==> flow/design.v <==
`timescale 1ns/1ns
module alu(
    input wire [15:0] a, b,
    input wire [3:0] alu_op,
    output reg [15:0] alu_result,
    output  wire zero
);
    always @(*) begin
    case (alu_op)
        4'b0000: alu_result = a + b;
        4'b0001: alu_result = a - b;
        4'b0010: alu_result = a & b;
        4'b0011 : alu_result = a | b;
        4'b0100: alu_result = a ^ b;
        4'b0101: alu_result = ($signed(a) < $signed(b)) ? 16'd1 : 16'd0;
        default : alu_result = 16'd0;
    endcase
end
    assign zero = (alu_result == 16'd0);
endmodule
module control(
    input wire [3:0] opcode,
    input wire is_nop,
    output reg reg_write,
    output reg alu_src,
    output reg mem_read,
    output reg mem_write,
    output reg mem_to_reg,
    output reg branch,
    output reg branch_ne,
    output reg jump,
    output reg halt,
    output reg [3:0] alu_op
);
    always @(*) begin
        reg_write = 0; alu_src = 0;
        mem_read = 0; mem_write = 0; mem_to_reg = 0;
        branch = 0; branch_ne = 0; jump = 0;
        halt = 0;
        alu_op = 4'b0000;
        if (is_nop) begin
        end else case (opcode)
            4'h0  : begin reg_write=1; alu_op=4'b0000; end
            4'h1  : begin reg_write=1; alu_op=4'b0001; end
            4'h2  : begin reg_write=1; alu_op=4'b0010; end
            4'h3   : begin reg_write=1; alu_op=4'b0011; end
            4'h4  : begin reg_write=1; alu_op=4'b0100; end
            4'h5  : begin reg_write=1; alu_op=4'b0101; end
            4'h6 : begin reg_write=1; alu_src=1; end
            4'h7 : begin reg_write=1; alu_src=1; alu_op=4'b0010; end
            4'h8  : begin reg_write=1; alu_src=1; alu_op=4'b0011; end
            4'h9 : begin reg_write=1; alu_src=1; alu_op=4'b0100; end
            4'hA   : begin reg_write=1; alu_src=1; mem_read=1; mem_to_reg=1; end
            4'hB   : begin alu_src=1; mem_write=1; end
            4'hC  : begin branch=1; alu_op=4'b0001; end
            4'hD  : begin branch_ne=1; alu_op=4'b0001; end
            4'hE : begin jump=1; end
            4'hF : begin halt=1; end
        endcase
    end
endmodule
`timescale 1ns/1ns
module regfile(
    input wire clk,
    input wire rst,
    input wire reg_write,
    input wire [3:0] rs1,
    input wire [3:0] rs2,
    input wire [3:0] rd,
    input wire [15:0] rd_data,
    output wire [15:0] rs1_data,
    output wire [15:0] rs2_data
);
    reg [15:0] regs [0:15];
    integer i;
    always @(posedge clk or posedge rst) begin
        if (rst) begin
            for (i = 0; i < 16; i = i + 1)
                regs[i] <= 16'd0;
        end 
        else if (reg_write && rd != 4'd0) begin
            regs[rd] <= rd_data;
        end
    end
    wire [15:0] rs1_raw = (rs1 == 4'd0) ? 16'd0 : regs[rs1];
    wire [15:0] rs2_raw = (rs2 == 4'd0) ? 16'd0 : regs[rs2];
    assign rs1_data = (reg_write && (rd == rs1) && (rd != 4'd0)) ? rd_data : rs1_raw;
    assign rs2_data = (reg_write && (rd == rs2) && (rd != 4'd0)) ? rd_data : rs2_raw;
endmodule
`timescale 1ns/1ns
module hazard_unit (
    input wire [3:0] ifid_rs1,
    input wire [3:0] ifid_rs2,
    input wire [3:0] idex_rd,
    input wire idex_mem_read,
    output reg pc_write,       
    output reg ifid_write,     
    output reg idex_flush      
);
    always @(*) begin
        pc_write = 1'b1;
        ifid_write = 1'b1;
        idex_flush = 1'b0;
        if (idex_mem_read &&
            (idex_rd != 4'd0) &&
            ((idex_rd == ifid_rs1) || (idex_rd == ifid_rs2))) begin
            pc_write = 1'b0;       
            ifid_write = 1'b0;     
            idex_flush = 1'b1;     
        end
    end
endmodule
`timescale 1ns/1ns
module forwarding_unit (
    input wire [3:0] idex_rs1,
    input wire [3:0] idex_rs2,
    input wire exmem_reg_write,
    input wire exmem_mem_to_reg,
    input wire [3:0] exmem_rd,
    input wire memwb_reg_write,
    input wire [3:0] memwb_rd,
    input wire wb_reg_write,
    input wire [3:0] wb_rd,
    output reg [1:0] forward_a,     
    output reg [1:0] forward_b      
);
    always @(*) begin
        forward_a = 2'b00;
        forward_b = 2'b00;
        if (exmem_reg_write && !exmem_mem_to_reg &&
            exmem_rd != 4'd0 &&
            exmem_rd == idex_rs1) begin
            forward_a = 2'b10;
        end
        else if (memwb_reg_write && memwb_rd != 4'd0 &&
                 !(exmem_reg_write && !exmem_mem_to_reg && exmem_rd == idex_rs1) &&
                 memwb_rd == idex_rs1) begin
            forward_a = 2'b01;
        end
        else if (wb_reg_write && wb_rd != 4'd0 && wb_rd == idex_rs1) begin
            forward_a = 2'b11;
        end
        if (exmem_reg_write && !exmem_mem_to_reg &&
            exmem_rd != 4'd0 &&
            exmem_rd == idex_rs2) begin
            forward_b = 2'b10;
        end
        else if (memwb_reg_write && memwb_rd != 4'd0 &&
                 !(exmem_reg_write && !exmem_mem_to_reg && exmem_rd == idex_rs2) &&
                 memwb_rd == idex_rs2) begin
            forward_b = 2'b01;
        end
        else if (wb_reg_write && wb_rd != 4'd0 && wb_rd == idex_rs2) begin
            forward_b = 2'b11;
        end
    end
endmodule
`timescale 1ns/1ns
module pipe_if_id (
    input wire clk,
    input wire rst,
    input wire stall,            
    input wire flush,            
    input wire [15:0] if_pc,
    input wire [15:0] if_instr,
    output reg [15:0] id_pc,
    output reg [15:0] id_instr
);
    always @(posedge clk or posedge rst) begin
        if (rst) begin
            id_pc <= 16'd0;
            id_instr <= 16'h0000;
        end
        else if (flush) begin
            id_pc <= 16'd0;
            id_instr <= 16'h0000;   
        end 
        else if (!stall) begin
            id_pc <= if_pc;
            id_instr <= if_instr;
        end
    end
endmodule
`timescale 1ns/1ns
module pipe_id_ex (
    input wire clk,
    input wire rst,
    input wire flush,
    input wire [15:0] id_pc,
    input wire [15:0] id_rs1_data,
    input wire [15:0] id_rs2_data,
    input wire [15:0] id_imm,
    input wire [3:0] id_rs1,
    input wire [3:0] id_rs2,
    input wire [3:0] id_rd,
    input wire [3:0] id_alu_op,
    input wire id_reg_write,
    input wire id_alu_src,
    input wire id_mem_read,
    input wire id_mem_write,
    input wire id_mem_to_reg,
    input wire id_branch,
    input wire id_branch_ne,
    output reg [15:0] ex_pc,
    output reg [15:0] ex_rs1_data,
    output reg [15:0] ex_rs2_data,
    output reg [15:0] ex_imm,
    output reg [3:0] ex_rs1,
    output reg [3:0] ex_rs2,
    output reg [3:0] ex_rd,
    output reg [3:0] ex_alu_op,
    output reg ex_reg_write,
    output reg ex_alu_src,
    output reg ex_mem_read,
    output reg ex_mem_write,
    output reg ex_mem_to_reg,
    output reg ex_branch,
    output reg ex_branch_ne
);
    always @(posedge clk or posedge rst) begin
        if (rst) begin
            ex_pc <= 16'd0;
            ex_rs1_data <= 16'd0;
            ex_rs2_data <= 16'd0;
            ex_imm <= 16'd0;
            ex_rs1 <= 4'd0;
            ex_rs2 <= 4'd0;
            ex_rd <= 4'd0;
            ex_alu_op <= 4'd0;
            ex_reg_write <= 1'b0;
            ex_alu_src <= 1'b0;
            ex_mem_read <= 1'b0;
            ex_mem_write <= 1'b0;
            ex_mem_to_reg <= 1'b0;
            ex_branch <= 1'b0;
            ex_branch_ne <= 1'b0;
        end
        else if (flush) begin
            ex_pc <= 16'd0;
            ex_rs1_data <= 16'd0;
            ex_rs2_data <= 16'd0;
            ex_imm <= 16'd0;
            ex_rs1 <= 4'd0;
            ex_rs2 <= 4'd0;
            ex_rd <= 4'd0;
            ex_alu_op <= 4'd0;
            ex_reg_write <= 1'b0;
            ex_alu_src <= 1'b0;
            ex_mem_read <= 1'b0;
            ex_mem_write <= 1'b0;
            ex_mem_to_reg <= 1'b0;
            ex_branch <= 1'b0;
            ex_branch_ne <= 1'b0;
        end
        else begin
            ex_pc <= id_pc;
            ex_rs1_data <= id_rs1_data;
            ex_rs2_data <= id_rs2_data;
            ex_imm <= id_imm;
            ex_rs1 <= id_rs1;
            ex_rs2 <= id_rs2;
            ex_rd <= id_rd;
            ex_alu_op <= id_alu_op;
            ex_reg_write <= id_reg_write;
            ex_alu_src <= id_alu_src;
            ex_mem_read <= id_mem_read;
            ex_mem_write <= id_mem_write;
            ex_mem_to_reg <= id_mem_to_reg;
            ex_branch <= id_branch;
            ex_branch_ne <= id_branch_ne;
        end
    end
endmodule
`timescale 1ns/1ns
module pipe_ex1_ex2 (
    input wire clk,
    input wire rst,
    input wire flush,            
    input wire [15:0] ex1_alu_result,
    input wire [15:0] ex1_rs2_data,
    input wire [15:0] ex1_branch_target,
    input wire [3:0] ex1_rd,
    input wire ex1_zero,
    input wire ex1_reg_write,
    input wire ex1_mem_read,
    input wire ex1_mem_write,
    input wire ex1_mem_to_reg,
    input wire ex1_branch,
    input wire ex1_branch_ne,
    output reg [15:0] ex2_alu_result,
    output reg [15:0] ex2_rs2_data,
    output reg [15:0] ex2_branch_target,
    output reg [3:0] ex2_rd,
    output reg ex2_zero,
    output reg ex2_reg_write,
    output reg ex2_mem_read,
    output reg ex2_mem_write,
    output reg ex2_mem_to_reg,
    output reg ex2_branch,
    output reg ex2_branch_ne
);
    always @(posedge clk or posedge rst) begin
        if (rst) begin
            ex2_alu_result <= 16'd0;
            ex2_rs2_data <= 16'd0;
            ex2_branch_target <= 16'd0;
            ex2_rd <= 4'd0;
            ex2_zero <= 1'b0;
            ex2_reg_write <= 1'b0;
            ex2_mem_read <= 1'b0;
            ex2_mem_write <= 1'b0;
            ex2_mem_to_reg <= 1'b0;
            ex2_branch <= 1'b0;
            ex2_branch_ne <= 1'b0;
        end 
        else if (flush) begin
            ex2_alu_result <= ex1_alu_result;
            ex2_rs2_data <= ex1_rs2_data;
            ex2_branch_target <= ex1_branch_target;
            ex2_rd <= ex1_rd;
            ex2_zero <= ex1_zero;
            ex2_reg_write <= 1'b0;
            ex2_mem_read <= 1'b0;
            ex2_mem_write <= 1'b0;
            ex2_mem_to_reg <= 1'b0;
            ex2_branch <= 1'b0;
            ex2_branch_ne <= 1'b0;
        end
        else begin
            ex2_alu_result <= ex1_alu_result;
            ex2_rs2_data <= ex1_rs2_data;
            ex2_branch_target <= ex1_branch_target;
            ex2_rd <= ex1_rd;
            ex2_zero <= ex1_zero;
            ex2_reg_write <= ex1_reg_write;
            ex2_mem_read <= ex1_mem_read;
            ex2_mem_write <= ex1_mem_write;
            ex2_mem_to_reg <= ex1_mem_to_reg;
            ex2_branch <= ex1_branch;
            ex2_branch_ne <= ex1_branch_ne;
        end
    end
endmodule
`timescale 1ns/1ns
module pipe_ex2_mem (
    input wire clk,
    input wire rst,
    input wire flush_mem,        
    input wire [15:0] ex2_alu_result,
    input wire [15:0] ex2_rs2_data,
    input wire [3:0]  ex2_rd,
    input wire [15:0] ex2_branch_target,
    input wire ex2_zero,
    input wire ex2_reg_write,
    input wire ex2_mem_read,
    input wire ex2_mem_write,
    input wire ex2_mem_to_reg,
    input wire ex2_branch,
    input wire ex2_branch_ne,
    output reg [15:0] mem_alu_result,
    output reg [15:0] mem_rs2_data,
    output reg [3:0]  mem_rd,
    output reg [15:0] mem_branch_target,
    output reg mem_zero,
    output reg mem_reg_write,
    output reg mem_mem_read,
    output reg mem_mem_write,
    output reg mem_mem_to_reg,
    output reg mem_branch,
    output reg mem_branch_ne
);
    always @(posedge clk or posedge rst) begin
        if (rst) begin
            mem_alu_result    <= 16'd0;
            mem_rs2_data      <= 16'd0;
            mem_rd            <= 4'd0;
            mem_branch_target <= 16'd0;
            mem_zero          <= 1'b0;
            mem_reg_write     <= 1'b0;
            mem_mem_read      <= 1'b0;
            mem_mem_write     <= 1'b0;
            mem_mem_to_reg    <= 1'b0;
            mem_branch        <= 1'b0;
            mem_branch_ne     <= 1'b0;
        end 
        else if (flush_mem) begin
            mem_alu_result    <= 16'd0;
            mem_rs2_data      <= 16'd0;
            mem_rd            <= 4'd0;
            mem_branch_target <= 16'd0;
            mem_zero          <= 1'b0;
            mem_reg_write     <= 1'b0;
            mem_mem_read      <= 1'b0;
            mem_mem_write     <= 1'b0;
            mem_mem_to_reg    <= 1'b0;
            mem_branch        <= 1'b0;
            mem_branch_ne     <= 1'b0;
        end 
        else begin
            mem_alu_result    <= ex2_alu_result;
            mem_rs2_data      <= ex2_rs2_data;
            mem_rd            <= ex2_rd;
            mem_branch_target <= ex2_branch_target;
            mem_zero          <= ex2_zero;
            mem_reg_write     <= ex2_reg_write;
            mem_mem_read      <= ex2_mem_read;
            mem_mem_write     <= ex2_mem_write;
            mem_mem_to_reg    <= ex2_mem_to_reg;
            mem_branch        <= ex2_branch;
            mem_branch_ne     <= ex2_branch_ne;
        end
    end
endmodule
`timescale 1ns/1ns
module pipe_mem_wb(
    input wire clk,
    input wire rst,
    input wire flush,           
    input wire mem_to_reg_in,
    input wire reg_write_in,
    input wire [15:0] alu_result_in,
    input wire [15:0] mem_data_in,
    input wire [3:0] rd_in,
    output reg mem_to_reg,
    output reg reg_write,
    output reg [15:0] alu_result,
    output reg [15:0] mem_data,
    output reg [3:0] rd
);
    always @(posedge clk or posedge rst) begin
        if (rst) begin
            mem_to_reg <= 1'b0;
            reg_write  <= 1'b0;
            alu_result <= 16'd0;
            mem_data   <= 16'd0;
            rd         <= 4'd0;
        end
        else if (flush) begin
            mem_to_reg <= 1'b0;
            reg_write  <= 1'b0;
            alu_result <= 16'd0;
            mem_data   <= 16'd0;
            rd         <= 4'd0;
        end
        else begin
            mem_to_reg <= mem_to_reg_in;
            reg_write  <= reg_write_in;
            alu_result <= alu_result_in;
            mem_data   <= mem_data_in;
            rd         <= rd_in;
        end
    end
endmodule
`timescale 1ns/1ns
module if_stage(
    input wire clk,
    input wire rst,
    input wire stall_if,           
    input wire flush_if,           
    input wire halt,               
    input wire branch_taken,       
    input wire [15:0] branch_target,   
    input wire jump_taken,         
    input wire [15:0] jump_target,     
    output wire [7:0] imem_addr,
    input wire [15:0] imem_data,
    output reg [15:0] if_pc,       
    output wire [15:0] if_instr    
);
    assign imem_addr = if_pc[7:0];
    assign if_instr = imem_data;
    always @(posedge clk or posedge rst) begin
        if (rst) begin
            if_pc <= 16'd0;
        end
        else if (branch_taken) begin
            if_pc <= branch_target;
        end
        else if (!stall_if && !halt) begin
            if (jump_taken) begin
                if_pc <= jump_target;
            end
            else begin
                if_pc <= if_pc + 16'd1;
            end
        end
    end
endmodule
`timescale 1ns/1ns
module cpu_top_pipeline (
    input wire clk,
    input wire rst,
    output wire [7:0]  imem_addr,
    input  wire [15:0] imem_data,
    output wire [7:0]  dmem_addr,
    output wire [15:0] dmem_wdata,
    output wire        dmem_we,
    input  wire [15:0] dmem_rdata,
    output wire        halted
);
    wire [15:0] if_pc, if_instr;
    wire if_stall, if_flush;
    wire [15:0] id_pc, id_instr;
    wire [3:0] id_opcode, id_rd, id_rs1, id_rs2;
    wire [15:0] id_rs1_data, id_rs2_data, id_imm;
    wire id_reg_write, id_alu_src, id_mem_read, id_mem_write, id_mem_to_reg;
    wire id_branch, id_branch_ne, id_jump;
    wire [3:0] id_alu_op;
    wire id_halt, id_pc_write;
    wire [15:0] ex1_pc, ex1_rs1_data, ex1_rs2_data, ex1_imm;
    wire [3:0] ex1_rd, ex1_rs1, ex1_rs2, ex1_alu_op;
    wire ex1_reg_write, ex1_alu_src, ex1_mem_read, ex1_mem_write, ex1_mem_to_reg;
    wire ex1_branch, ex1_branch_ne;
    wire [15:0] ex1_alu_result, ex1_branch_target;
    wire ex1_zero;
    wire [1:0] forward_a, forward_b;
    wire [15:0] ex1_rs1_fwd, ex1_rs2_fwd;
    wire [15:0] ex2_alu_result, ex2_rs2_data, ex2_branch_target;
    wire [3:0] ex2_rd;
    wire ex2_reg_write, ex2_mem_read, ex2_mem_write, ex2_mem_to_reg;
    wire ex2_branch, ex2_branch_ne, ex2_zero;
    wire [15:0] mem_alu_result, mem_rs2_data, mem_read_data, mem_branch_target;
    wire [3:0] mem_rd;
    wire mem_reg_write, mem_mem_read, mem_mem_write, mem_mem_to_reg;
    wire mem_branch, mem_branch_ne, mem_zero;
    wire [15:0] wb_alu_result, wb_mem_data, wb_write_data;
    wire [3:0] wb_rd;
    wire wb_reg_write, wb_mem_to_reg;
    wire stall_signal, flush_signal;
    wire branch_taken, jump_taken;
    wire [15:0] jump_target;
    wire ifid_write_en;
    reg fetch_stop;
    reg halt_ex1, halt_ex2, halt_mem, halt_wb;
    wire id_halt_go;
    assign halted = halt_wb;
    always @(posedge clk or posedge rst) begin
        if (rst) begin
            fetch_stop <= 1'b0;
            halt_ex1 <= 1'b0;
            halt_ex2 <= 1'b0;
            halt_mem <= 1'b0;
            halt_wb <= 1'b0;
        end
        else begin
            if (branch_taken)
                fetch_stop <= 1'b0;
            else if (id_halt_go)
                fetch_stop <= 1'b1;
            halt_ex1 <= id_halt_go;
            halt_ex2 <= halt_ex1 && !branch_taken;
            halt_mem <= halt_ex2;
            halt_wb <= halt_wb || halt_mem;
        end
    end
    hazard_unit u_hazard (
        .ifid_rs1(id_rs1),
        .ifid_rs2(id_rs2),
        .idex_rd(ex1_rd),
        .idex_mem_read(ex1_mem_read),
        .pc_write(id_pc_write),
        .ifid_write(ifid_write_en),
        .idex_flush(flush_signal)
    );
    assign stall_signal = ~ifid_write_en;
    assign jump_taken = id_jump && !stall_signal && !branch_taken && !fetch_stop;
    assign id_halt_go = id_halt && !stall_signal && !branch_taken && !fetch_stop;
    assign jump_target = {{4{id_instr[11]}}, id_instr[11:0]};   
    assign branch_taken = (ex2_branch && ex2_zero) || (ex2_branch_ne && !ex2_zero);
    assign if_flush = branch_taken || jump_taken || id_halt_go || fetch_stop;
    if_stage u_if (
        .clk(clk),
        .rst(rst),
        .stall_if(stall_signal),
        .flush_if(if_flush),
        .halt(fetch_stop || id_halt_go),
        .branch_taken(branch_taken),
        .branch_target(ex2_branch_target),
        .jump_taken(jump_taken),
        .jump_target(jump_target),
        .imem_addr(imem_addr),
        .imem_data(imem_data),
        .if_pc(if_pc),
        .if_instr(if_instr)
    );
    pipe_if_id u_if_id (
        .clk(clk),
        .rst(rst),
        .stall(stall_signal),
        .flush(if_flush),
        .if_pc(if_pc),
        .if_instr(if_instr),
        .id_pc(id_pc),
        .id_instr(id_instr)
    );
    assign id_opcode = id_instr[15:12];
    assign id_rd = id_instr[11:8];
    assign id_rs1 = id_instr[7:4];
    assign id_rs2 = id_instr[3:0];
    assign id_imm = {{12{id_instr[3]}}, id_instr[3:0]};   
    control u_ctrl (
        .opcode(id_opcode),
        .is_nop(id_instr == 16'h0000),
        .reg_write(id_reg_write),
        .alu_src(id_alu_src),
        .mem_read(id_mem_read),
        .mem_write(id_mem_write),
        .mem_to_reg(id_mem_to_reg),
        .branch(id_branch),
        .branch_ne(id_branch_ne),
        .jump(id_jump),
        .alu_op(id_alu_op),
        .halt(id_halt)
    );
    regfile u_rf (
        .clk(clk),
        .rst(rst),
        .reg_write(wb_reg_write),
        .rs1(id_rs1),
        .rs2(id_rs2),
        .rd(wb_rd),
        .rd_data(wb_write_data),
        .rs1_data(id_rs1_data),
        .rs2_data(id_rs2_data)
    );
    pipe_id_ex u_id_ex (
        .clk(clk),
        .rst(rst),
        .flush(flush_signal || if_flush),
        .id_pc(id_pc),
        .id_rs1(id_rs1),
        .id_rs2(id_rs2),
        .id_rd(id_rd),
        .id_rs1_data(id_rs1_data),
        .id_rs2_data(id_rs2_data),
        .id_imm(id_imm),
        .id_alu_op(id_alu_op),
        .id_reg_write(id_reg_write),
        .id_alu_src(id_alu_src),
        .id_mem_read(id_mem_read),
        .id_mem_write(id_mem_write),
        .id_mem_to_reg(id_mem_to_reg),
        .id_branch(id_branch),
        .id_branch_ne(id_branch_ne),
        .ex_pc(ex1_pc),
        .ex_rs1(ex1_rs1),
        .ex_rs2(ex1_rs2),
        .ex_rd(ex1_rd),
        .ex_rs1_data(ex1_rs1_data),
        .ex_rs2_data(ex1_rs2_data),
        .ex_imm(ex1_imm),
        .ex_alu_op(ex1_alu_op),
        .ex_reg_write(ex1_reg_write),
        .ex_alu_src(ex1_alu_src),
        .ex_mem_read(ex1_mem_read),
        .ex_mem_write(ex1_mem_write),
        .ex_mem_to_reg(ex1_mem_to_reg),
        .ex_branch(ex1_branch),
        .ex_branch_ne(ex1_branch_ne)
    );
    forwarding_unit u_fwd (
        .idex_rs1(ex1_rs1),
        .idex_rs2(ex1_rs2),
        .exmem_reg_write(ex2_reg_write),
        .exmem_mem_to_reg(ex2_mem_to_reg),
        .exmem_rd(ex2_rd),
        .memwb_reg_write(mem_reg_write),
        .memwb_rd(mem_rd),
        .wb_reg_write(wb_reg_write),
        .wb_rd(wb_rd),
        .forward_a(forward_a),
        .forward_b(forward_b)
    );
    wire [15:0] mem_fwd_data = mem_mem_to_reg ? mem_read_data : mem_alu_result;
    assign ex1_rs1_fwd = (forward_a == 2'b10) ? ex2_alu_result :
                         (forward_a == 2'b01) ? mem_fwd_data : 
                         (forward_a == 2'b11) ? wb_write_data :
                         ex1_rs1_data;
    assign ex1_rs2_fwd = (forward_b == 2'b10) ? ex2_alu_result :
                         (forward_b == 2'b01) ? mem_fwd_data : 
                         (forward_b == 2'b11) ? wb_write_data :
                         ex1_rs2_data;
    wire [15:0] alu_input_b = ex1_alu_src ? ex1_imm : ex1_rs2_fwd;
    alu u_alu (
        .a(ex1_rs1_fwd),
        .b(alu_input_b),
        .alu_op(ex1_alu_op),
        .alu_result(ex1_alu_result),
        .zero(ex1_zero)
    );
    assign ex1_branch_target = ex1_pc + ex1_imm;
    pipe_ex1_ex2 u_ex1_ex2 (
        .clk(clk),
        .rst(rst),
        .flush(branch_taken),
        .ex1_alu_result(ex1_alu_result),
        .ex1_rs2_data(ex1_rs2_fwd),
        .ex1_rd(ex1_rd),
        .ex1_branch_target(ex1_branch_target),
        .ex1_zero(ex1_zero),
        .ex1_reg_write(ex1_reg_write),
        .ex1_mem_read(ex1_mem_read),
        .ex1_mem_write(ex1_mem_write),
        .ex1_mem_to_reg(ex1_mem_to_reg),
        .ex1_branch(ex1_branch),
        .ex1_branch_ne(ex1_branch_ne),
        .ex2_alu_result(ex2_alu_result),
        .ex2_rs2_data(ex2_rs2_data),
        .ex2_rd(ex2_rd),
        .ex2_branch_target(ex2_branch_target),
        .ex2_zero(ex2_zero),
        .ex2_reg_write(ex2_reg_write),
        .ex2_mem_read(ex2_mem_read),
        .ex2_mem_write(ex2_mem_write),
        .ex2_mem_to_reg(ex2_mem_to_reg),
        .ex2_branch(ex2_branch),
        .ex2_branch_ne(ex2_branch_ne)
    );
    pipe_ex2_mem u_ex2_mem (
        .clk(clk),
        .rst(rst),
        .flush_mem(1'b0),
        .ex2_alu_result(ex2_alu_result),
        .ex2_rs2_data(ex2_rs2_data),
        .ex2_rd(ex2_rd),
        .ex2_branch_target(ex2_branch_target),
        .ex2_reg_write(ex2_reg_write),
        .ex2_mem_read(ex2_mem_read),
        .ex2_mem_write(ex2_mem_write),
        .ex2_mem_to_reg(ex2_mem_to_reg),
        .ex2_branch(ex2_branch),
        .ex2_branch_ne(ex2_branch_ne),
        .ex2_zero(ex2_zero),
        .mem_alu_result(mem_alu_result),
        .mem_rs2_data(mem_rs2_data),
        .mem_rd(mem_rd),
        .mem_branch_target(mem_branch_target),
        .mem_reg_write(mem_reg_write),
        .mem_mem_read(mem_mem_read),
        .mem_mem_write(mem_mem_write),
        .mem_mem_to_reg(mem_mem_to_reg),
        .mem_branch(mem_branch),
        .mem_branch_ne(mem_branch_ne),
        .mem_zero(mem_zero)
    );
    assign dmem_addr = mem_alu_result[7:0];
    assign dmem_wdata = mem_rs2_data;
    assign dmem_we = mem_mem_write;
    assign mem_read_data = dmem_rdata;
    pipe_mem_wb u_mem_wb (
        .clk(clk),
        .rst(rst),
        .flush(1'b0),
        .mem_to_reg_in(mem_mem_to_reg),
        .reg_write_in(mem_reg_write),
        .alu_result_in(mem_alu_result),
        .mem_data_in(mem_read_data),
        .rd_in(mem_rd),
        .mem_to_reg(wb_mem_to_reg),
        .reg_write(wb_reg_write),
        .alu_result(wb_alu_result),
        .mem_data(wb_mem_data),
        .rd(wb_rd)
    );
    assign wb_write_data = wb_mem_to_reg ? wb_mem_data : wb_alu_result;
endmodule
From RTL to reports: cpu_top_pipeline
The steps from the RTL of cpu_top_pipeline to its reports follow in flow order.
Lines are those of the file above, counted from 1.
Operators carry their Yosys type and port widths (W data, S select, Z words).
Library cell names are shortened.
{"block": "setup", "design": "cpu_top_pipeline", "clock_port": "clk", "library": "sky130hd", "corner": "tt_025C_1v80"}

Word-level counts
Counts by Yosys on the flattened word-level netlist (proc, flatten, opt, wreduce). Print and check cells are left out. Cells with the same type and inputs are merged into one.
Memory sizes are those after Yosys's memory passes, which may raise the word count (mostly to a power of two), join words into wider ones and drop unused or constant bits.
{"block": "op_classes", "addsub": 4, "multipliers": 0, "n_div": 0, "compare": 1, "equal": 67, "n_shift": 0, "mux": 64, "logic": 3, "reduce_and_logical": 72}
{"block": "ops", "operator": "$pmux W16 S15", "n": 2}
{"block": "ops", "operator": "$mux W16", "n": 24}
{"block": "ops", "operator": "$eq A4 B4 Y1 const B", "n": 24}
{"block": "ops", "operator": "$pmux W16 S6", "n": 1}
{"block": "ops", "operator": "$eq A4 B3 Y1 const B", "n": 14}
{"block": "ops", "operator": "$eq A4 B4 Y1", "n": 10}
{"block": "ops", "operator": "$add A16 B16 Y16", "n": 2}
{"block": "ops", "operator": "$logic_not A16 Y1", "n": 2}
{"block": "ops", "operator": "$eq A4 B2 Y1 const B", "n": 8}
{"block": "ops", "operator": "$logic_and A1 B1 Y1", "n": 30}
{"block": "ops", "operator": "$reduce_and A2 Y1", "n": 15}
{"block": "ops", "operator": "$mux W1", "n": 26}
{"block": "ops", "operator": "$mux W4", "n": 5}
{"block": "ops", "operator": "$add A16 B1 Y16 const B", "n": 1}
{"block": "ops", "operator": "$sub A16 B16 Y16", "n": 1}
{"block": "ops", "operator": "$lt A16 B16 Y1", "n": 1}
{"block": "ops", "operator": "$and A16 B16 Y16", "n": 1}
{"block": "ops", "operator": "$or A16 B16 Y16", "n": 1}
{"block": "ops", "operator": "$xor A16 B16 Y16", "n": 1}
{"block": "ops", "operator": "$eq A4 B1 Y1 const B", "n": 4}
{"block": "ops", "operator": "$reduce_bool A4 Y1", "n": 4}
{"block": "ops", "operator": "$logic_not A4 Y1", "n": 3}
{"block": "ops", "operator": "$mux W2", "n": 6}
{"block": "ops", "operator": "$logic_or A1 B1 Y1", "n": 8}
{"block": "ops", "operator": "$logic_not A1 Y1", "n": 8}
{"block": "ops", "operator": "$eq A2 B2 Y1 const B", "n": 4}
{"block": "ops", "operator": "$eq A2 B1 Y1 const B", "n": 2}
{"block": "ops", "operator": "$reduce_bool A2 Y1", "n": 2}
{"block": "ops", "operator": "$ne A2 B2 Y1 const B", "n": 1}
{"block": "bits", "register_bits": 515, "latchBits": 0, "ramBits": 0, "rom_bits": 192, "clocked_rd_ports_x_width": 0, "memories": 1, "input_bits": 34, "out_inout_bits": 34, "wordCells": 271}
{"block": "mem_list", "name": "(name not given)", "words": 16, "word_bits": 12, "read_ports": 1, "wr": 0, "line": 42, "rtl": "end else case (opcode)"}

Depth
Longest topological path by Yosys (ltp), each cell counted once; first at word level (registers and memories cut), then after technology mapping (sequential cells cut; the memories' decode and read muxes count).
{"block": "logic_depth", "ltp_word": 17, "abc_area": 0, "mapped_depth": 22, "mapped_depth_nobuf": 19}

Netlist
The flow's flattened synthesis, as Yosys stat reports it; memories are mapped. The netlist is that of the ABC_AREA named above (0 if unset); the other value can give another one.
The area totals of this step are shown rounded.
{"block": "mapped", "cell_count": 2503, "area_um2": 23510, "sequential_area_um2": 11640, "ff_cells": 465, "n_buf": 203}
{"block": "types", "type": "dfrtp_1", "n": 465, "area_total_um2": 1.16E+04}
{"block": "types", "type": "a21oi_1", "n": 294, "area_total_um2": 1.47E+03}
{"block": "types", "type": "nor2_1", "n": 361, "area_total_um2": 1355.05}
{"block": "types", "type": "a22oi_1", "n": 126, "area_total_um2": 945.907}
{"block": "types", "type": "o21ai_0", "n": 157, "area_total_um2": 785.754}
{"block": "types", "type": "ha_1", "n": 57, "area_total_um2": 713.184}
{"block": "types", "type": "clkbuf_1", "n": 167, "area_total_um2": 626.851}
{"block": "types", "type": "nand2_1", "n": 152, "area_total_um2": 570.547}
{"block": "types", "type": "a22o_1", "n": 45, "area_total_um2": 394.128}
{"block": "types", "type": "xnor2_1", "n": 38, "area_total_um2": 332.819}
{"block": "types", "type": "a222oi_1", "n": 32, "area_total_um2": 320.307}
{"block": "types", "type": "a211oi_1", "n": 41, "area_total_um2": 307.795}
{"block": "types", "type": "inv_1", "n": 71, "area_total_um2": 266.506}
{"block": "types", "type": "mux2i_1", "n": 25, "area_total_um2": 250.24}
{"block": "types", "type": "mux2_2", "n": 20, "area_total_um2": 225.216}
{"block": "types", "type": "nand3_1", "n": 37, "area_total_um2": 185.178}
{"block": "types", "type": "a221oi_1", "n": 21, "area_total_um2": 183.926}
{"block": "types", "type": "and2_1", "n": 29, "area_total_um2": 181.424}
Other cell types: 67; their cells: 365.
The figures by module come from a second, unflattened synthesis with its own total; it is not the netlist above.
{"block": "unflattened", "hier_cells": 2749, "area_unflattened_um2": 30400}
Each row is one instance without its submodules.
{"block": "modules", "mod": "regfile", "instances": 1, "n_cells": 1306, "mod_area_um2": 14180, "seq_area_um2": 6006}
{"block": "modules", "mod": "pipe_id_ex", "instances": 1, "n_cells": 184, "mod_area_um2": 2791, "seq_area_um2": 2177}
{"block": "modules", "mod": "alu", "instances": 1, "n_cells": 389, "mod_area_um2": 2668, "seq_area_um2": 0.0}
{"block": "modules", "mod": "cpu_top_pipeline", "instances": 1, "n_cells": 215, "mod_area_um2": 2402, "seq_area_um2": 125.1}
{"block": "modules", "mod": "pipe_ex2_mem", "instances": 1, "n_cells": 125, "mod_area_um2": 1888, "seq_area_um2": 1476}
{"block": "modules", "mod": "pipe_ex1_ex2", "instances": 1, "n_cells": 66, "mod_area_um2": 1518, "seq_area_um2": 1476}
{"block": "modules", "mod": "if_stage", "instances": 1, "n_cells": 183, "mod_area_um2": 1476, "seq_area_um2": 400.4}
{"block": "modules", "mod": "pipe_mem_wb", "instances": 1, "n_cells": 81, "mod_area_um2": 1406, "seq_area_um2": 950.9}
{"block": "modules", "mod": "pipe_if_id", "instances": 1, "n_cells": 104, "mod_area_um2": 1328, "seq_area_um2": 800.8}
{"block": "modules", "mod": "forwarding_unit", "instances": 1, "n_cells": 48, "mod_area_um2": 406.6, "seq_area_um2": 0.0}
{"block": "modules", "mod": "control", "instances": 1, "n_cells": 34, "mod_area_um2": 203.9, "seq_area_um2": 0.0}
{"block": "modules", "mod": "hazard_unit", "instances": 1, "n_cells": 14, "mod_area_um2": 131.4, "seq_area_um2": 0.0}

Worst setup path after synthesis
Source: OpenSTA report_checks on the synthesized netlist (no wires, ideal clock, input and output delay 20% of the period each), path of least setup slack; recovery checks are left aside. Register names are those of the netlist, which keeps one name where synthesis merged equal registers.
{"block": "synth_path", "path_type": "reg-to-reg", "startpoint": "register u_id_ex.ex_imm[14]", "endpoint": "register u_ex1_ex2.ex2_zero", "tclk_ns": 5.5, "setup_time_ns": 0.095, "t_first_pin_ns": 0.000, "t_arrival_ns": 4.841, "required_time_ns": 5.405, "slack_ns": 0.564, "path_delay_ns": 4.936, "driving_pins": 21, "path_buffers": 2, "period_less_setup_slack_ns": 4.936}
"path_delay_ns" = arrival - input delay + setup time.
"driving_pins": output pins that drive a net of the path, with the launching flip-flop's if there is one; two outputs of one cell count as two.
"period_less_setup_slack_ns" is the clock period less the worst setup slack; recovery checks do not enter. This is arithmetic on one report: input and output delays are still those of the set period (20% each).
Between the ends stands the longest chain of elaborated cells between them, by number of cells; it is not shown to be the way that was timed. Of several equally long chains one is given.
Each line given opens the expression or statement behind the cell; cells for indexed reads and writes are added by Yosys, which also makes memories of some case tables.
A register here has more assigning lines than the two given.
{"block": "synth_via", "path_cell_list": "dfrtp_1 clkbuf_1 inv_1 a221o_1 nor4_1 nand2_1 and2_1 clkbuf_1 a211o_1 a31oi_1 mux2i_1 fa_1 nand2b_1 a211o_1 a21oi_2 a311oi_1 a221o_1 or4_1 a2111oi_2 nand4b_1 nor4b_2", "elab_chain_len": 5, "cells_between": 10, "cone_lines": 9, "classes_between": "2 x add/sub; 1 x compare; 3 x mux; 3 x logic; 1 x reduce/logical"}
{"block": "synth_rtl", "item": "from (decl)", "line": 207, "rtl": "output reg [15:0] ex_imm,"}
{"block": "synth_rtl", "item": "from (assign)", "line": 225, "rtl": "ex_imm <= 16'd0;"}
{"block": "synth_rtl", "item": "from (assign)", "line": 259, "rtl": "ex_imm <= id_imm;"}
{"block": "synth_rtl", "item": "$mux W16", "line": 683, "rtl": "wire [15:0] alu_input_b = ex1_alu_src ? ex1_imm : ex1_rs2_fwd;"}
{"block": "synth_rtl", "item": "$lt A16 B16 Y1", "line": 15, "rtl": "4'b0101: alu_result = ($signed(a) < $signed(b)) ? 16'd1 : 16'd0;"}
{"block": "synth_rtl", "item": "$mux W1", "line": 15}
{"block": "synth_rtl", "item": "$pmux W16 S6", "line": 9, "rtl": "case (alu_op)"}
{"block": "synth_rtl", "item": "$logic_not A16 Y1", "line": 19, "rtl": "assign zero = (alu_result == 16'd0);"}
{"block": "synth_rtl", "item": "to (assign)", "line": 321, "rtl": "ex2_zero <= ex1_zero;"}
{"block": "synth_rtl", "item": "to (assign)", "line": 334, "rtl": "ex2_zero <= ex1_zero;"}
{"block": "synth_rtl", "item": "to (decl)", "line": 294, "rtl": "output reg ex2_zero,"}
Some nets on the timed path still bear RTL names; the line given drives or declares the net.
{"block": "synth_nets", "signal": "ex1_rs2_fwd[1]", "line": 679, "rtl": "assign ex1_rs2_fwd = (forward_b == 2'b10) ? ex2_alu_result :"}
{"block": "synth_nets", "signal": "ex1_alu_result[6]", "line": 9}

Worst path after layout
From the final timing report of record 2: the path of least setup slack in the routed layout; clock arrival at registers is part of the times.
{"block": "layout_path", "path_type": "reg-to-reg", "startpoint": "register u_id_ex.ex_imm[14]", "endpoint": "register u_ex1_ex2.ex2_zero", "tclk_ns": 8.16, "setup_time_ns": 0.09, "t_first_pin_ns": 0.60, "t_arrival_ns": 6.51, "required_time_ns": 8.66, "slack_ns": 2.14, "driving_pins": 20, "path_buffers": 1}
Between the ends stands the longest chain of elaborated cells between them, by number of cells; it is not shown to be the way that was timed. Of several equally long chains one is given.
A register here has more assigning lines than the two given.
{"block": "layout_via", "path_cell_list": "dfrtp_1 inv_1 a221o_1 nor4_1 nand2_1 buf_4 and2_1 a211o_1 a31oi_1 mux2i_1 ha_1 or2_2 o221ai_1 nand2_1 a311oi_1 mux2i_1 nand4_1 a2111oi_2 nand4b_1 nor4b_2", "elab_chain_len": 5, "cells_between": 10, "cone_lines": 9, "classes_between": "2 x add/sub; 1 x compare; 3 x mux; 3 x logic; 1 x reduce/logical"}
{"block": "layout_rtl", "item": "from (decl)", "line": 207, "rtl": "output reg [15:0] ex_imm,"}
{"block": "layout_rtl", "item": "from (assign)", "line": 225, "rtl": "ex_imm <= 16'd0;"}
{"block": "layout_rtl", "item": "from (assign)", "line": 259, "rtl": "ex_imm <= id_imm;"}
{"block": "layout_rtl", "item": "$mux W16", "line": 683, "rtl": "wire [15:0] alu_input_b = ex1_alu_src ? ex1_imm : ex1_rs2_fwd;"}
{"block": "layout_rtl", "item": "$lt A16 B16 Y1", "line": 15, "rtl": "4'b0101: alu_result = ($signed(a) < $signed(b)) ? 16'd1 : 16'd0;"}
{"block": "layout_rtl", "item": "$mux W1", "line": 15}
{"block": "layout_rtl", "item": "$pmux W16 S6", "line": 9, "rtl": "case (alu_op)"}
{"block": "layout_rtl", "item": "$logic_not A16 Y1", "line": 19, "rtl": "assign zero = (alu_result == 16'd0);"}
{"block": "layout_rtl", "item": "to (assign)", "line": 321, "rtl": "ex2_zero <= ex1_zero;"}
{"block": "layout_rtl", "item": "to (assign)", "line": 334, "rtl": "ex2_zero <= ex1_zero;"}
{"block": "layout_rtl", "item": "to (decl)", "line": 294, "rtl": "output reg ex2_zero,"}
Some nets on the timed path still bear RTL names; the line given drives or declares the net.
{"block": "layout_nets", "signal": "ex1_rs2_fwd[1]", "line": 679, "rtl": "assign ex1_rs2_fwd = (forward_b == 2'b10) ? ex2_alu_result :"}
{"block": "layout_nets", "signal": "ex1_alu_result[9]", "line": 9}

Hand-over note for cpu_top_pipeline

5 stored runs of cpu_top_pipeline in the flow (synthesis by Yosys, layout by OpenROAD, sky130hd cells), in arbitrary order. Constraints: input delay and output delay 20% of the set period each, output load 0.01 pF.
"critical_path_time_ns": the worst setup path's part of the clock period (all of it between registers, 20% less for each end at a port) less its slack. A launch clock that arrives late makes it longer, a capture clock that arrives late makes it shorter.
Results are given in rounded form.

{"run": "record 1", "settings": { "CELL_PAD_IN_SITES_DETAIL_PLACEMENT": 1, "CELL_PAD_IN_SITES_GLOBAL_PLACEMENT": 3, "CORE_MARGIN": 9, "CORE_UTILIZATION": 51, "CTS_CLUSTER_DIAMETER": 99, "CTS_CLUSTER_SIZE": 94, "GPL_ROUTABILITY_DRIVEN": 0, "HOLD_SLACK_MARGIN": -0.07, "MAX_ROUTING_LAYER": "met4", "MIN_ROUTING_LAYER": "met2", "PLACE_DENSITY_LB_ADDON": 0.16, "TNS_END_PERCENT": 45, "period_ns": 4.16, "CAP_MARGIN": 20, "SLEW_MARGIN": 20 }, "outcome": "not finished: placement ended with error FLW-0024"}
{"run": "record 2", "settings": { "CORE_UTILIZATION": 40, "PLACE_DENSITY": 0.6, "period_ns": 8.16, "CAP_MARGIN": 20, "CORE_MARGIN": 2, "SLEW_MARGIN": 20 }, "results": { "ys_area_um2": 23510, "die_um2": 60720, "finalCellArea_um2": 26940, "worstSetupSlack_ns": 2.143, "fin_tns_ns": 0.000, "fin_hold_ws_ns": 0.347, "critical_path_time_ns": 6.02, "critical_path_type": "reg-to-reg" }}
{"run": "record 3", "settings": { "ABC_AREA": 1, "CAP_MARGIN": 35, "CELL_PAD_IN_SITES_GLOBAL_PLACEMENT": 2, "CORE_MARGIN": 5, "CORE_UTILIZATION": 17, "CTS_CLUSTER_DIAMETER": 258, "MIN_ROUTING_LAYER": "met1", "SETUP_SLACK_MARGIN": 0.92, "SLEW_MARGIN": 10, "period_ns": 4.78 }, "results": { "ys_area_um2": 25160, "die_um2": 155800, "finalCellArea_um2": 31700, "worstSetupSlack_ns": 0.994, "fin_tns_ns": 0.000, "fin_hold_ws_ns": 0.322, "critical_path_time_ns": 3.79, "critical_path_type": "reg-to-reg" }}
{"run": "record 4", "settings": { "CORE_UTILIZATION": 40, "PLACE_DENSITY": 0.6, "period_ns": 5.5, "CAP_MARGIN": 20, "CORE_MARGIN": 2, "SLEW_MARGIN": 20 }, "results": { "ys_area_um2": 23510, "die_um2": 60720, "finalCellArea_um2": 27210, "worstSetupSlack_ns": 0.279, "fin_tns_ns": 0.000, "fin_hold_ws_ns": 0.349, "critical_path_time_ns": 5.22, "critical_path_type": "reg-to-reg" }}
{"run": "record 5", "settings": { "CORE_UTILIZATION": 40, "PLACE_DENSITY": 0.6, "period_ns": 5.31, "CAP_MARGIN": 20, "CORE_MARGIN": 2, "SLEW_MARGIN": 20 }, "results": { "ys_area_um2": 23510, "die_um2": 60720, "finalCellArea_um2": 27330, "worstSetupSlack_ns": 0.209, "fin_tns_ns": 0.000, "fin_hold_ws_ns": 0.341, "critical_path_time_ns": 5.10, "critical_path_type": "reg-to-reg" }}

End of note.
